==> flow/design.v <==
module sync 
( 
    input  logic CLKip, 
    input  logic SIGi,
    output logic SIGo
);
    logic meta_sig;
    always_ff @(posedge CLKip) meta_sig <= SIGi;
    always_ff @(posedge CLKip) SIGo     <= meta_sig;
endmodule
module mem 
    # ( 
    parameter DATA_WIDTH = 32
    ) (
    input  logic                  CLKip,
    input  logic                  RDi,       
    input  logic                  WEi,     
    input  logic [DATA_WIDTH-1:0] DATAi,
    output logic [DATA_WIDTH-1:0] Qo
);
	logic [DATA_WIDTH-1:0] ram;
	always_ff @(posedge CLKip) if (WEi) ram <= DATAi;
	always_ff @(posedge CLKip) if (RDi) Qo <= ram;
endmodule
`timescale 1ns/1ps
module uart_rx 
    # (
    parameter FREQ_CLK  = 100_000_000,  
    parameter DATA_WDTH = 8          
    ) (
    input   wire                    CLKip,  
    input   wire                    RSTi,  
    input   wire                    RXi,  
    input   wire                    BAUD_RATE_RDi,  
    input   wire                    BAUD_RATE_WEi,  
    input   logic [31:0]            BAUD_RATEi,  
    output  logic                   DONEo,  
    output  logic                   READYo,  
    output  logic [DATA_WDTH-1:0]   DATAo  
    );
    int unsigned                    baud_rate;  
    int unsigned                    bit_cntr;  
    int unsigned                    half_bit_cntr;  
    logic                           half_rx_strb;  
    logic                           rx_strb;  
    int unsigned                    clk_count;  
    logic [$clog2(DATA_WDTH+1)-1:0] bit_idx;   
    logic [DATA_WDTH-1:0]           data;  
    logic                           rx;  
    logic                           rst;  
    logic                           done;  
    logic                           ready;  
    logic                           baud_rate_read;  
    logic                           baud_rate_we;  
    int unsigned                    br;  
    sync rx_stab (.CLKip (CLKip), .SIGi (RXi), .SIGo (rx));
    sync rst_stab (.CLKip (CLKip), .SIGi (RSTi), .SIGo (rst));
    sync br_we_stab (.CLKip (CLKip), .SIGi (BAUD_RATE_WEi), .SIGo (baud_rate_we));
    sync br_rd_stab (.CLKip (CLKip), .SIGi (BAUD_RATE_RDi), .SIGo (baud_rate_read));
    mem baud_rate_mem (
        .CLKip  (CLKip),
        .RDi    (baud_rate_read),  
        .WEi    (baud_rate_we),
        .DATAi  (baud_rate), 
        .Qo     (br)
        );
    typedef enum logic [1:0] {       
        IDLE    = 2'h0,
        START   = 2'h1,
        RECEIVE = 2'h2,
        STOP    = 2'h3
    } statetype;
    statetype STATE;
    always_comb begin: calc_bit_value
        baud_rate = BAUD_RATEi;
        bit_cntr = FREQ_CLK / baud_rate;
        half_bit_cntr = bit_cntr >> 1;
    end
always @(posedge CLKip) begin: strobe_logic
    if (rst) begin
        clk_count <= 0;
        half_rx_strb <= 0;
        rx_strb <= 0;
    end else begin
        case (STATE)
            IDLE: begin
                clk_count <= 0;
                half_rx_strb <= 0;
                rx_strb <= 0;
            end
            START: begin
                if (clk_count == half_bit_cntr) begin
                    half_rx_strb <= 1;
                    clk_count <= 0;
                end
                else begin
                    half_rx_strb <= 0;
                    clk_count <= clk_count + 1;
                end                
            end
            RECEIVE: begin
                if (clk_count == bit_cntr) begin
                    rx_strb <= 1;
                    clk_count <= 0;
                end
                else begin
                    rx_strb <= 0;
                    clk_count <= clk_count + 1;
                end                  
            end
            STOP: begin
                if (clk_count == bit_cntr) begin
                    rx_strb <= 1;
                    clk_count <= 0;
                end
                else begin
                    rx_strb <= 0;
                    clk_count <= clk_count + 1;
                end                  
            end  
            default: begin
                clk_count <= 0;
            end
        endcase
    end
end
    always_ff @(posedge CLKip) begin: fsm_uart_rx
        if (rst) begin
            bit_idx     <= 0;
            STATE       <= IDLE;
            done        <= 0;
        end
        else begin
            case (STATE)
                IDLE: begin
                    ready          <= 1;
                    if (rx == 1'b0) STATE <= rx ? IDLE : START;
                end
                START: begin
                    ready          <= 0;
                    done           <= 0;
                    if (half_rx_strb) begin
                        STATE <= rx ? IDLE : RECEIVE;
                    end
                    else begin 
                        STATE <= START;
                    end
                end
                RECEIVE: begin
                    if (rx_strb) begin
                        /*verilator lint_off WIDTHTRUNC*/                        
                        data[bit_idx] <= rx;
                        /*verilator lint_on WIDTHTRUNC*/
                        if (bit_idx < DATA_WDTH-1) begin 
                            bit_idx <= bit_idx + 1;
                        end
                        else begin 
                            bit_idx <= 0;
                            STATE   <= STOP;
                            done    <= 1;
                        end 
                    end
                    else begin
                        STATE <= RECEIVE;
                    end  
                end
                STOP: begin
                    if (rx_strb) STATE <= rx_strb ? IDLE : STOP;
                end
                default: begin
                    STATE <= IDLE;
                end 
            endcase            
        end   
    end 
    always_comb begin: set_out
        DATAo = data;
        READYo = ready;
        DONEo = done;
    end
endmodule
`timescale 1ns/1ps
module fifo #(
    parameter DATA_WIDTH = 8,
    parameter FIFO_DEPTH = 16,
    parameter LOG2_DEPTH = $clog2(FIFO_DEPTH)
) (
    input  logic                     CLKip,
    input  logic                     RSTi,
    input  logic                     WEi,
    input  logic [DATA_WIDTH-1:0]    DATAi,
    input  logic                     RDi,
    output logic [DATA_WIDTH-1:0]    DATAo,
    output logic                     FULLo,
    output logic                     EMPTYo
);
    logic [DATA_WIDTH-1:0] memory [0:FIFO_DEPTH-1];
    logic [LOG2_DEPTH:0]   count;
    logic [LOG2_DEPTH-1:0] wr_ptr;
    logic [LOG2_DEPTH-1:0] rd_ptr;
    logic [1:0] count_state;
    always_ff @(posedge CLKip or posedge RSTi) begin
        if (RSTi) begin
            wr_ptr  <= '0;
            rd_ptr  <= '0;
            count   <= '0;
            count_state <= '0;
        end 
        else begin
            if (WEi && !FULLo) begin: write
                wr_ptr <= (wr_ptr == '1) ? 0 : wr_ptr + 1;
            end
            if (RDi && !EMPTYo) begin: read
                rd_ptr <= (rd_ptr == '1) ? 0 : rd_ptr + 1;
            end
            case ({WEi && !FULLo, RDi && !EMPTYo})
                2'b01:   count <= count - 1;
                2'b10:   count <= count + 1;
                2'b11:   count <= count;
                default: count <= count;
            endcase
        end
    end
    always_ff @(posedge CLKip) begin
        if (!RSTi && WEi && !FULLo) memory[wr_ptr] <= DATAi;
        if (!RSTi && RDi && !EMPTYo) DATAo <= memory[rd_ptr];
    end
    always_comb begin: status
        FULLo  = (count == FIFO_DEPTH);
        EMPTYo = (count == 0);
    end
endmodule
`timescale 1ns/1ps
module uart #(
    parameter CLK_FREQ = 100_000_000,   
    parameter DATA_WIDTH = 8,           
    parameter FIFO_DEPTH = 16           
) (
    input  logic                    CLKip,        
    input  logic                    RSTi,         
    input  logic                    RXi,          
    input  logic [31:0]             BAUD_RATEi,   
    input  logic                    BAUD_RATE_WEi,  
    input  logic                    BAUD_RATE_RDi,  
    output logic                    DONEo,
    output logic [DATA_WIDTH-1:0]   DATAo,  
    output logic                    EMPTYo,   
    output logic                    FULLo     
);
    logic [DATA_WIDTH-1:0] data;
    logic done;
    logic ready;
    logic RDi;
    always_ff @(posedge CLKip) begin
        RDi <= 1;
        DONEo <=done;
    end
    uart_rx #(
        .FREQ_CLK       (CLK_FREQ),
        .DATA_WDTH      (DATA_WIDTH)
    ) uart_rx_inst (
        .CLKip          (CLKip),
        .RSTi           (RSTi),
        .RXi            (RXi),
        .BAUD_RATEi     (BAUD_RATEi),
        .BAUD_RATE_WEi  (BAUD_RATE_WEi),
        .BAUD_RATE_RDi  (BAUD_RATE_RDi),
        .DONEo          (done),
        .READYo         (ready),
        .DATAo          (data)
    );
    fifo #(
        .DATA_WIDTH     (DATA_WIDTH),
        .FIFO_DEPTH     (FIFO_DEPTH)
    ) fifo_inst (
        .CLKip          (CLKip),
        .RSTi           (RSTi),
        .WEi            (done),        
        .DATAi          (data),      
        .RDi            (RDi),          
        .DATAo          (DATAo),      
        .FULLo          (FULLo),      
        .EMPTYo         (EMPTYo)     
    );
endmodule
## Tool chain data of uart

Tool output for the design above, in the order of the flow.
Lines are those of the file above, counted from 1.
Operators carry their Yosys type and port widths (W data, S select, Z words).
Library cell names are shortened.
The mark n/a stands for no value.

- Top: uart
- Clock input: CLKip
- Standard-cell library: sky130hd
- Library corner: tt_025C_1v80

## Word-level counts

Counts by Yosys on the flattened word-level netlist (proc, flatten, opt, wreduce; memories kept). Register bits leave out memories and registers merged into their read ports (data or address). Print and check cells are left out. Cells with the same type and inputs are merged into one.
Yosys's memory passes give these memory sizes; they may raise the number of words (mostly to a power of two), join words into wider ones and drop unused or constant bits.

- Register bits: 67
- RAM bits: 128
- Clocked read ports x word width: 8
- Memories: 1
- Input bits: 37
- Output and inout bits: 11
- Elaborated cells: 93

- Add/subtract/negate cells: 7
- Divide/modulo/power cells: 1
- $lt $le $gt $ge: 1
- Equality and inequality tests: 15
- Shift operators: 2
- Mux-type cells: 26
- Bitwise operators: 5
- Reductions and logical operators: 20

Memories:

| name | depth | bits a word | rd ports | write ports | line | source |
|---|---|---|---|---|---|---|
| fifo_inst.memory | 16 | 8 | 1 | 1 | 197 | `logic [DATA_WIDTH-1:0] memory [0:FIFO_DEPTH-1];` |

Operators with widths:

| kind | count |
|---|---|
| $div A27 B32 Y32 const A | 1 |
| $pmux W32 S3 | 1 |
| $mux W32 | 2 |
| $add A32 B1 Y32 const B | 1 |
| $eq A32 B31 Y1 | 1 |
| $eq A32 B32 Y1 | 1 |
| $mux W8 | 3 |
| $mux W4 | 4 |
| $add A4 B1 Y4 const B | 3 |
| $mux W2 | 6 |
| $pmux W5 S2 | 1 |
| $shift A1 B5 Y8 | 1 |
| $shift A1 B5 Y8 const A | 1 |
| $eq A4 B4 Y1 const B | 2 |
| $and A8 B8 Y8 | 1 |
| $or A8 B8 Y8 | 1 |
| $not A8 Y8 | 1 |
| $pmux W2 S4 | 1 |
| $eq A2 B2 Y1 const B | 3 |
| $reduce_bool A2 Y1 | 3 |
| $reduce_and A3 Y1 | 2 |
| $pmux W1 S2 | 3 |
| $neg A4 Y5 | 1 |
| $add A5 B1 Y5 const B | 1 |
| $sub A5 B1 Y5 const B | 1 |
| $eq A5 B5 Y1 const B | 1 |
| $logic_not A5 Y1 | 1 |
| $mux W1 | 5 |

Other operator kinds: 15; their cells: 24.

## Longest topological paths

Longest topological path by Yosys (ltp), each cell counted once; first at word level (registers and memories cut), then after technology mapping (sequential cells cut; the memories' decode and read muxes count).

- Depth in word-level cells: 7
- ABC_AREA: 0
- Gate-level depth with buffers: 332
- Gate-level depth less buffers: 294

## Netlist

The flow's flattened synthesis, as Yosys stat reports it; memories are mapped. The netlist is that of the ABC_AREA named above (0 if unset); the other value can give another one.

- Cells in the netlist: 5633
- Chip area (Yosys): 41501.1 µm²
- Area of sequential cells: 5610.4 µm²
- Mapped flip-flops: 205

Cells by type:

| type | count | total area (µm²) |
|---|---|---|
| ha_1 | 509 | 6.37E+03 |
| edfxtp_1 | 144 | 4.32E+03 |
| xnor2_1 | 288 | 2.52E+03 |
| nor2_1 | 649 | 2.44E+03 |
| a21oi_1 | 467 | 2.34E+03 |
| nand2_1 | 570 | 2.14E+03 |
| o21ai_0 | 334 | 1.67E+03 |
| xor2_1 | 161 | 1.41E+03 |
| a21o_1 | 171 | 1.28E+03 |
| dfxtp_1 | 48 | 960.922 |
| mux4_2 | 40 | 900.864 |
| o21a_1 | 111 | 833.299 |
| nand3_1 | 164 | 820.787 |
| inv_1 | 205 | 769.488 |
| mux2_2 | 64 | 720.691 |
| nor3_1 | 140 | 700.672 |
| a31oi_1 | 104 | 650.624 |
| clkbuf_1 | 167 | 626.851 |

Not listed: further types 89, cells in them 1297.
The figures by module come from a second, unflattened synthesis with its own total; it is not the netlist above.

- Cells (unflattened synthesis): 5456
- Area (unflattened synthesis): 40861.7 µm²

Each row is one instance without its submodules.

By module:

| module | times used | cells | area (µm²) |
|---|---|---|---|
| uart_rx | 1 | 5125 | 34732.1 |
| fifo | 1 | 325 | 6025.8 |
| sync | 2 | 2 | 40.0 |
| uart | 1 | 2 | 23.8 |

## Path before layout

OpenSTA on the mapped netlist: ideal clock, no wires. The path of least setup slack (recovery checks aside). Input and output delay are each 20% of the period. Register names are those of the netlist, which keeps one name where synthesis merged equal registers.

- Path type: input port to flip-flop
- Start point: in BAUD_RATEi[31]
- End point: reg uart_rx_inst.clk_count[2]
- Clock period: 120.0 ns
- Library setup time: 0.115 ns
- Arrival: 93.809 ns
- Path slack: 26.076 ns
- Delay of the path: 69.924 ns
- Stages on the path: 309
- Path buffers: 65
- Period reached after synthesis: 93.924 ns

"delay of the path" is the arrival time less input delay plus setup time.
"stages on the path" counts driving pins, that of a launching flip-flop among them; a cell with two outputs on the path counts twice.
"period reached after synthesis" = period - worst setup slack (recovery checks aside). The figure is calculated, with input and output delays left at 20% of the set period.
Between the ends stands the longest chain of elaborated cells between them, by number of cells; it is not shown to be the way that was timed. Of several equally long chains one is given.
Each line given opens the expression or statement behind the cell; cells for indexed reads and writes are added by Yosys, which also makes memories of some case tables.
A register here has more assigning lines than the two given.

- Cells stage by stage: buf_6 -> or4_4 -> buf_6 -> or4_4 -> buf_6 -> buf_6 -> or3_4 -> buf_6 -> clkbuf_1 -> buf_1 -> nor3_1 -> ha_1 -> nor2_1 -> a2111oi_2 -> mux2i_1 -> nor2_1 -> ha_1 -> a21o_1 -> [... 273 more ...] -> clkbuf_1 -> clkbuf_1 -> o22ai_1 -> a21oi_1 -> ha_1 -> and4_1 -> a21oi_1 -> a211oi_1 -> a211oi_1 -> o21ai_0 -> a21oi_1 -> o21ai_0 -> a21oi_1 -> xnor2_1 -> nand4b_1 -> a32oi_2 -> buf_6 -> nor2_1
- Cells in the longest elaborated chain: 4
- Elaborated cells on any way between the ends: 6
- Those cells by class: div (1); eq/ne (2); mux (3)

RTL lines, path post-synthesis:

| element | line | source |
|---|---|---|
| from (decl) | 242 | `input  logic [31:0]             BAUD_RATEi,` |
| $div A27 B32 Y32 | 76 | `bit_cntr = FREQ_CLK / baud_rate;` |
| $eq A32 B32 Y1 | 112 | `if (clk_count == bit_cntr) begin` |
| $mux W32 | 112 |  |
| $pmux W32 S3 | 85 | `case (STATE)` |
| to (assign) | 98 | `clk_count <= clk_count + 1;` |
| to (assign) | 108 | `clk_count <= clk_count + 1;` |
| to (decl) | 46 | `int unsigned                    clk_count;` |

## Worst path after layout

From the final timing report of flow run B: the path of least setup slack in the routed layout; clock arrival at registers is part of the times.

- Path type: input port to flip-flop
- Start point: in BAUD_RATEi[31]
- End point: reg uart_rx_inst.clk_count[3]
- Clock period: 112.0 ns
- Library setup time: 0.12 ns
- Arrival: 107.99 ns
- Path slack: 4.41 ns
- Stages on the path: 268
- Path buffers: 13

Between the ends stands the longest chain of elaborated cells between them, by number of cells; it is not shown to be the way that was timed. Of several equally long chains one is given.
A register here has more assigning lines than the two given.

- Cells stage by stage: clkdlybuf4s50_1 -> or4_4 -> or4_4 -> or3_4 -> nor3_1 -> ha_1 -> nor2_1 -> a2111oi_2 -> mux2i_1 -> nor2_1 -> ha_1 -> a21o_1 -> a31oi_1 -> nand3_1 -> o21ai_0 -> and2_1 -> ha_1 -> o21ai_0 -> [... 232 more ...] -> buf_4 -> nand2_1 -> o22ai_1 -> a21oi_1 -> ha_1 -> and4_1 -> a21oi_1 -> a211oi_1 -> a211oi_1 -> o21ai_0 -> a21oi_1 -> o21ai_0 -> a21oi_1 -> xnor2_1 -> nand4b_1 -> a32oi_2 -> buf_4 -> nor2_1
- Cells in the longest elaborated chain: 4
- Elaborated cells on any way between the ends: 6
- Those cells by class: div (1); eq/ne (2); mux (3)

RTL lines, path post-layout:

| element | line | source |
|---|---|---|
| from (decl) | 242 | `input  logic [31:0]             BAUD_RATEi,` |
| $div A27 B32 Y32 | 76 | `bit_cntr = FREQ_CLK / baud_rate;` |
| $eq A32 B32 Y1 | 112 | `if (clk_count == bit_cntr) begin` |
| $mux W32 | 112 |  |
| $pmux W32 S3 | 85 | `case (STATE)` |
| to (assign) | 98 | `clk_count <= clk_count + 1;` |
| to (assign) | 108 | `clk_count <= clk_count + 1;` |
| to (decl) | 46 | `int unsigned                    clk_count;` |

Measured data: module uart, platform sky130hd, 4 stored runs of the flow under differing settings, order arbitrary. Input and output delays are each 20% of the period that was set; the output load is 0.01 pF.
"clock period achieved" means the clock period less the worst setup slack. The figure is calculated, with input and output delays left at 20% of the set period.
"time used up by the worst setup path" = time allowed to the worst setup path (clock period - input delay - output delay, where it has them) - its slack; a late launch clock adds to it, a late capture clock takes from it.
"total power after layout" is the tool's figure for a default switching activity; nothing was simulated.
A setting shown as n/a is not set for that run.
Results: n/a = not shown.

| name | flow run A | flow run B | flow run C | flow run D |
|---|---|---|---|---|
| CAP_MARGIN | 25 | 20 | 35 | 20 |
| CELL_PAD_IN_SITES_DETAIL_PLACEMENT | 1 | n/a | 1 | 1 |
| CORE_ASPECT_RATIO | 0.98 | n/a | 1.02 | 0.98 |
| CORE_MARGIN | 3 | 2 | 2 | 3 |
| CORE_UTILIZATION | 56 | 40 | 52 | 40 |
| CTS_CLUSTER_DIAMETER | 102 | n/a | 225 | 102 |
| CTS_CLUSTER_SIZE | 95 | n/a | n/a | 42 |
| GPL_ROUTABILITY_DRIVEN | 0 | n/a | 0 | 0 |
| GPL_TIMING_DRIVEN | 1 | n/a | 0 | 0 |
| HOLD_SLACK_MARGIN | 0.23 | n/a | n/a | 0.23 |
| PLACE_DENSITY | 0.86 | 0.6 | n/a | n/a |
| SETUP_SLACK_MARGIN | 5.0 | n/a | -0.56 | 5.0 |
| TNS_END_PERCENT | 5 | n/a | 25 | n/a |
| period_ns | 88.8 | 112.0 | 174.0 | 88.8 |
| SLEW_MARGIN | 20 | 20 | 15 | 20 |
| ABC_AREA | n/a | n/a | 0 | n/a |
| CELL_PAD_IN_SITES_GLOBAL_PLACEMENT | n/a | n/a | 1 | n/a |
| MIN_ROUTING_LAYER | n/a | n/a | met2 | n/a |
| die outline area (µm²) | n/a | 106344.0 | n/a | 107654.0 |
| standard-cell area after routing (µm²) | n/a | 44211.2 | n/a | 53009.6 |
| chip area after synthesis (Yosys) (µm²) | n/a | 41501.1 | n/a | 41501.1 |
| final setup TNS (ns) | n/a | 0.000 | n/a | 0.000 |
| time used up by the worst setup path (ns) | n/a | 85.19 | n/a | 70.72 |
| worst setup path kind | n/a | input port to flip-flop | n/a | input port to flip-flop |
| setup slack of the critical path (ns) | n/a | 4.406 | n/a | 0.317 |
| final utilization | n/a | 0.428 | n/a | 0.517 |
| clock period achieved (ns) | n/a | 107.594 | n/a | 88.483 |
| worst hold slack (ns) | n/a | 0.330 | n/a | 0.331 |
| total power after layout (mW) | n/a | 0.2796 | n/a | 0.3578 |

Flow run A: no results, routing failed with GRT-0116
Flow run C: no results, routing failed with GRT-0116
